==> flow/design.v <==
module buck_v1_0 #(
  parameter model_data_width = 25,
  parameter model_decimal_width = 16
)(
  input aclk, 
  input resetn, 
  input clock_enable,
  input pwm, 
  input signed [model_data_width-1:0] input_voltage,
  input signed [model_data_width-1:0] period_inductor,
  input signed [model_data_width-1:0] period_capacitor,
  input signed [model_data_width-1:0] inverse_resistor,
  output reg signed [model_data_width-1:0] inductor_current,
  output signed [model_data_width-1:0] capacitor_current,
  output signed [model_data_width-1:0] output_current,
  output reg signed [model_data_width-1:0] output_voltage  
);
  wire signed [model_data_width-1:0] voltage_diff;  
  wire signed [(model_data_width*2)-1:0] voltage_diff_intl_2width;  
  wire signed [model_data_width-1:0] voltage_diff_intl;  
  wire signed [(model_data_width*2)-1:0] capacitor_current_intc_2width;  
  wire signed [model_data_width-1:0] capacitor_current_intc;  
  wire signed [(model_data_width*2)-1:0] output_current_2width;  
  assign voltage_diff = pwm? input_voltage - output_voltage: -output_voltage;
  assign voltage_diff_intl_2width = voltage_diff * period_inductor;
  assign voltage_diff_intl = voltage_diff_intl_2width >>> model_decimal_width;
  always @(posedge aclk)
    if (!resetn)
      inductor_current <= 0;
    else 
      if (clock_enable)
        inductor_current <= inductor_current + voltage_diff_intl;
  assign capacitor_current = inductor_current - output_current;
  assign capacitor_current_intc_2width = capacitor_current * period_capacitor;
  assign capacitor_current_intc = capacitor_current_intc_2width >>> model_decimal_width;
  always @(posedge aclk)
    if (!resetn)
      output_voltage <= 0;
    else 
      if (clock_enable)
        output_voltage <= output_voltage + capacitor_current_intc;
  assign output_current_2width = output_voltage * inverse_resistor;
  assign output_current = output_current_2width >>> model_decimal_width;
endmodule
Ticket comment

---- Reports on buck_v1_0 ----
Module buck_v1_0 before and after one edit of its RTL, step after step.
"unedited" refers to lines of the RTL above, "edited" to lines of the edited file.
"change" is "edited" less "unedited", of the values as shown; "relative change" is that difference over "unedited", in percent.
Operators: Yosys type, input widths -> output width; for muxes data width and select width s.
Library cell names are shortened.
Not given: n/a
inputs
  design top .............................. buck_v1_0
  clock port .............................. aclk
  cell library ............................ sky130hd
  corner .................................. tt_025C_1v80

---- Edit of the RTL ----
The edit as a unified diff against the file above.
A script made this edit. It changes what the design does and was not meant as an optimisation.
begin of diff
@@ -30,5 +30,5 @@
     else 
       if (clock_enable)
-        inductor_current <= inductor_current + voltage_diff_intl;
+        inductor_current <= inductor_current ^ voltage_diff_intl;
   assign capacitor_current = inductor_current - output_current;
   assign capacitor_current_intc_2width = capacitor_current * period_capacitor;
end of diff

---- After elaboration ----
Counts by Yosys on the flattened word-level netlist (proc, flatten, opt, wreduce; memories kept). Register bits leave out memories and registers merged into their read ports (data or address); mux counts leave out enables and synchronous resets folded into registers. Print and check cells are left out. Cells with the same type and inputs are merged into one.
operators by class
  element                     unedited  edited  change  relative change (%)
  divide/modulo/power cells   0         0       0       n/a
  bitwise gates (word level)  0         1       +1      n/a
  equal/unequal tests         0         0       0       n/a
  multiplexer cells           1         1       0       0.00
  shifts and indexed selects  0         0       0       n/a
  multiply operators          3         3       0       0.00
  magnitude comparators       0         0       0       n/a
  $add $sub $neg              5         4       -1      -20.00
  reduce/logical cells        0         0       0       n/a
operators with widths
  kind            unedited  edited  change  relative change (%)
  $add 25x25->25  2         1       -1      -50.00
  $xor 25x25->25  0         1       +1      n/a
Operator kinds equal on both sides are left out: 4.
storage and ports
  element                          unedited  edited  change  relative change (%)
  latch bits                       0         0       0       n/a
  ROM bits                         0         0       0       n/a
  register bits after elaboration  50        50      0       0.00
  memory cells                     0         0       0       n/a
  input port bits                  104       104     0       0.00
  word width x clocked read ports  0         0       0       n/a
  bits in writable memories        0         0       0       n/a

---- Logic depth ----
Longest topological path by Yosys (ltp), each cell counted once; first at word level (registers and memories cut), then after technology mapping (sequential cells cut; the memories' decode and read muxes count).
depth
  element                       unedited  edited  change  relative change (%)
  depth in word-level cells     4         4       0       0.00
  ABC_AREA                      0         0       n/a     n/a
  mapped depth                  84        76      -8      -9.52
  mapped depth without buffers  81        73      -8      -9.88

---- After synthesis ----
Source: synth_stat.txt of the flow (Yosys; design flattened, memories mapped). It holds for the ABC_AREA given above (unset counts as 0); a run with the other value may have another netlist.
cell types
  cell type  unedited  edited  change  relative change (%)
  nor2_1     186       135     -51     -27.42
  and2_1     741       784     +43     +5.80
  nand2_1    999       972     -27     -2.70
  ha_1       482       458     -24     -4.98
  xor2_1     39        61      +22     +56.41
  inv_1      1,879     1,859   -20     -1.06
  o21ai_0    43        63      +20     +46.51
  xnor2_1    184       165     -19     -10.33
  mux2i_1    31        16      -15     -48.39
  a21oi_1    117       126     +9      +7.69
  o21a_1     42        33      -9      -21.43
  nor2b_1    61        54      -7      -11.48
  a21o_1     38        45      +7      +18.42
  o21ai_1    12        5       -7      -58.33
  buf_1      9         15      +6      +66.67
  a31oi_1    11        6       -5      -45.45
  and3_1     8         13      +5      +62.50
  o22ai_1    7         2       -5      -71.43
Cell types equal on both sides are left out: 12.
The list need not be complete.
mapped netlist
  element               unedited   edited    change      relative change (%)
  mapped cells          7,210      7,125     -85         -1.18
  synthesis area (mm²)  0.0640289  0.063591  -0.0004379  -0.68
  buffers               333        336       +3          +0.90
  flip-flops            50         50        0           0.00

---- Worst setup path after synthesis ----
OpenSTA on the mapped netlist: ideal clock, no wires. The path of least setup slack (recovery checks aside). Input and output delay are each 20% of the period. Register names are those of the netlist, which keeps one name where synthesis merged equal registers.
path post-synthesis
  element                            unedited                     edited                       change  relative change (%)
  path kind                          input -> register            input -> register            n/a     n/a
  start point                        input inverse_resistor[4]    input inverse_resistor[11]   n/a     n/a
  end point                          register output_voltage[24]  register output_voltage[24]  n/a     n/a
  arrival time (ns)                  22.043                       21.763                       -0.280  -1.27
  delay of the path (ns)             16.514                       16.234                       -0.280  -1.70
  input delay (ns)                   5.600                        5.600                        0.000   0.00
  buffers on the path                2                            2                            0       0.00
  launch time at the first pin (ns)  5.600                        5.600                        0.000   0.00
  data required time (ns)            27.929                       27.929                       0.000   0.00
  clock period (ns)                  28.0                         28.0                         0.0     0.00
  library setup time (ns)            0.071                        0.071                        0.000   n/a
  slack (ns)                         5.886                        6.167                        +0.281  n/a
  driving pins on the path           72                           67                           -5      -6.94
  synthesis period reached (ns)      22.114                       21.833                       -0.281  -1.27
"delay of the path" is the arrival time less input delay plus setup time.
"driving pins on the path": output pins that drive a net of the path, with the launching flip-flop's if there is one; two outputs of one cell count as two.
"synthesis period reached" is the clock period less the worst setup slack; recovery checks do not enter. This is arithmetic on one report: input and output delays are still those of the set period (20% each).
The rows between start and end are the longest chain of elaborated cells between them; the timing report does not say that the signal goes this way. Where chains are equally long, one stands for them.
Each line given opens the expression or statement behind the cell; cells for indexed reads and writes are added by Yosys, which also makes memories of some case tables.
between the ends, post-synthesis, unedited
  cells stage by stage .................... clkbuf_1 > nand2_1 > fa_1 > fa_1 > fa_1 > inv_1 > ha_1 > fa_1 > fa_1 > inv_1 > fa_1 > inv_1 > ha_1 > a21oi_1 > a2bb2oi_1 > o211ai_1 > a221oi_1 > a21oi_1 > (+36 left out) > xnor2_1 > ha_1 > or3_1 > a311o_1 > a31oi_1 > nor2b_1 > nor3_1 > o21ai_1 > a31oi_1 > nor2b_1 > o21a_1 > nor2_1 > nor2b_1 > o21ai_0 > nand2b_1 > and3_1 > or4_1 > a21oi_1
  cells in the longest elaborated chain ... 4
  elaborated cells between the ends (all ways) .. 4
  RTL lines with such cells ............... 4
RTL lines, path post-synthesis, unedited
  element             RTL line  text
  start: declaration  12        input signed [model_data_width-1:0] inverse_resistor,
  $mul 25x25->41      42        assign output_current_2width = output_voltage * inverse_resistor;
  $sub 25x25->25      33        assign capacitor_current = inductor_current - output_current;
  $mul 25x25->41      34        assign capacitor_current_intc_2width = capacitor_current * period_capacitor;
  $add 25x25->25      41        output_voltage <= output_voltage + capacitor_current_intc;
  end: assignment     38        output_voltage <= 0;
  end: assignment     41
  end: declaration    16        output reg signed [model_data_width-1:0] output_voltage
Some nets on the timed path still bear RTL names; the line given drives or declares the net.
nets with RTL names, path post-synthesis, unedited
  net                    RTL line
  capacitor_current[15]  33
between the ends, post-synthesis, edited
  cells stage by stage .................... clkbuf_1 > and2_1 > fa_1 > inv_1 > fa_1 > inv_1 > fa_1 > inv_1 > fa_1 > inv_1 > fa_1 > fa_1 > inv_1 > fa_1 > inv_1 > ha_1 > a21o_1 > a21o_1 > (+31 left out) > o21a_1 > o21ai_0 > nand2b_1 > and3_1 > a221oi_1 > nand2_1 > o41a_1 > a31o_2 > xor2_1 > ha_1 > and3_1 > a311o_1 > a21o_1 > a21oi_1 > o21ai_0 > xor2_1 > or3_1 > a21oi_1
  cells in the longest elaborated chain ... 4
  elaborated cells between the ends (all ways) .. 4
  RTL lines with such cells ............... 4
RTL lines, path post-synthesis, edited
  element             RTL line  text
  start: declaration  12        input signed [model_data_width-1:0] inverse_resistor,
  $mul 25x25->41      42        assign output_current_2width = output_voltage * inverse_resistor;
  $sub 25x25->25      33        assign capacitor_current = inductor_current - output_current;
  $mul 25x25->41      34        assign capacitor_current_intc_2width = capacitor_current * period_capacitor;
  $add 25x25->25      41        output_voltage <= output_voltage + capacitor_current_intc;
  end: assignment     38        output_voltage <= 0;
  end: assignment     41
  end: declaration    16        output reg signed [model_data_width-1:0] output_voltage
nets with RTL names, path post-synthesis, edited
  net                    RTL line
  capacitor_current[24]  33

---- Path in the finished layout ----
Path of least setup slack in the final report of the runs of pair A (OpenROAD, finished layout, wires in). Where an end is a register, its clock arrival counts in the times.
path after layout
  element                            unedited                     edited                       change  relative change (%)
  path kind                          input -> register            input -> register            n/a     n/a
  start point                        input inverse_resistor[5]    input inverse_resistor[6]    n/a     n/a
  end point                          register output_voltage[24]  register output_voltage[24]  n/a     n/a
  clock period (ns)                  25.4                         25.4                         0.0     0.00
  arrival time (ns)                  24.18                        24.25                        +0.07   +0.29
  launch time at the first pin (ns)  5.08                         5.08                         0.00    0.00
  data required time (ns)            25.64                        25.65                        +0.01   +0.04
  buffers on the path                2                            2                            0       0.00
  library setup time (ns)            0.07                         0.08                         +0.01   n/a
  input delay (ns)                   5.08                         5.08                         0.00    0.00
  driving pins on the path           73                           69                           -4      -5.48
  slack (ns)                         1.46                         1.41                         -0.05   n/a
The rows between start and end are the longest chain of elaborated cells between them; the timing report does not say that the signal goes this way. Where chains are equally long, one stands for them.
between the ends, after layout, unedited
  cells stage by stage .................... clkdlybuf4s50_1 > nand2_1 > fa_1 > fa_1 > fa_1 > inv_1 > ha_1 > fa_1 > fa_1 > inv_1 > fa_1 > inv_1 > ha_1 > a21oi_1 > a2bb2oi_1 > o211ai_1 > a221oi_1 > buf_4 > (+37 left out) > xnor2_1 > ha_1 > or3_1 > a311o_1 > a31oi_1 > nor2b_1 > nor3_1 > o21ai_1 > a31oi_1 > nor2b_1 > o21a_1 > nor2_1 > nor2b_1 > o21ai_0 > nand2b_1 > and3_1 > or4_1 > a21oi_1
  cells in the longest elaborated chain ... 4
  elaborated cells between the ends (all ways) .. 4
  RTL lines with such cells ............... 4
RTL lines, path after layout, unedited
  element             RTL line  text
  start: declaration  12        input signed [model_data_width-1:0] inverse_resistor,
  $mul 25x25->41      42        assign output_current_2width = output_voltage * inverse_resistor;
  $sub 25x25->25      33        assign capacitor_current = inductor_current - output_current;
  $mul 25x25->41      34        assign capacitor_current_intc_2width = capacitor_current * period_capacitor;
  $add 25x25->25      41        output_voltage <= output_voltage + capacitor_current_intc;
  end: assignment     38        output_voltage <= 0;
  end: assignment     41
  end: declaration    16        output reg signed [model_data_width-1:0] output_voltage
between the ends, after layout, edited
  cells stage by stage .................... clkdlybuf4s50_1 > nand2_1 > fa_1 > fa_1 > inv_1 > fa_1 > ha_1 > fa_1 > inv_1 > fa_1 > inv_1 > fa_1 > ha_1 > a211oi_1 > nand3_1 > a211oi_1 > nor3_1 > nor2_1 > (+33 left out) > o21bai_1 > a21oi_1 > nor2b_1 > nor2_1 > xnor2_1 > ha_1 > o21a_1 > o21ai_0 > nand2b_1 > and2_1 > and3_1 > a311o_1 > a21o_1 > a21oi_1 > o21ai_0 > xor2_1 > or3_1 > a21oi_1
  cells in the longest elaborated chain ... 4
  elaborated cells between the ends (all ways) .. 4
  RTL lines with such cells ............... 4
RTL lines, path after layout, edited
  element             RTL line  text
  start: declaration  12        input signed [model_data_width-1:0] inverse_resistor,
  $mul 25x25->41      42        assign output_current_2width = output_voltage * inverse_resistor;
  $sub 25x25->25      33        assign capacitor_current = inductor_current - output_current;
  $mul 25x25->41      34        assign capacitor_current_intc_2width = capacitor_current * period_capacitor;
  $add 25x25->25      41        output_voltage <= output_voltage + capacitor_current_intc;
  end: assignment     38        output_voltage <= 0;
  end: assignment     41
  end: declaration    16        output reg signed [model_data_width-1:0] output_voltage

---- Layout results ----
Both versions went through the flow (Yosys, OpenROAD) with the same settings in each pair. Constraints: input delay and output delay 20% of the set period each, output load 0.01 pF.
flow settings, pair A
  CORE_UTILIZATION ........................ 40
  period_ns ............................... 25.4
  CAP_MARGIN .............................. 20
  CORE_MARGIN ............................. 2
  SLEW_MARGIN ............................. 20
measured results, pair A
  element                                  unedited   edited    change      relative change (%)
  total negative setup slack (ns)          0.000      0.000     0.000       n/a
  period reached (ns)                      23.937     23.995    +0.058      +0.24
  worst hold slack after layout (ns)       0.547      0.551     +0.004      n/a
  die size (mm²)                           0.163289   0.162183  -0.001106   -0.68
  chip area after synthesis (Yosys) (mm²)  0.0640289  0.063591  -0.0004379  -0.68
  utilization in the final report (%)      43.4       43.2      -0.2        n/a
  smallest setup slack (ns)                1.463      1.405     -0.058      n/a
flow settings, pair B
  CAP_MARGIN .............................. 0
  CELL_PAD_IN_SITES_GLOBAL_PLACEMENT ...... 1
  CORE_UTILIZATION ........................ 54
  GPL_ROUTABILITY_DRIVEN .................. 0
  MIN_ROUTING_LAYER ....................... met1
  PLACE_DENSITY_LB_ADDON .................. 0.16
  TNS_END_PERCENT ......................... 95
  period_ns ............................... 19.4
  CORE_MARGIN ............................. 2
  SLEW_MARGIN ............................. 20
measured results, pair B
  element                                  unedited   edited    change      relative change (%)
  total negative setup slack (ns)          -1.618     -0.237    +1.381      n/a
  period reached (ns)                      19.951     19.599    -0.352      -1.76
  worst hold slack after layout (ns)       0.564      0.522     -0.042      n/a
  die size (mm²)                           0.121341   0.120524  -0.000817   -0.67
  chip area after synthesis (Yosys) (mm²)  0.0640289  0.063591  -0.0004379  -0.68
  utilization in the final report (%)      62.6       63.1      +0.5        n/a
  smallest setup slack (ns)                -0.551     -0.199    +0.352      n/a
"period reached" = clock period - worst setup slack. The figure is calculated, with input and output delays left at 20% of the set period.
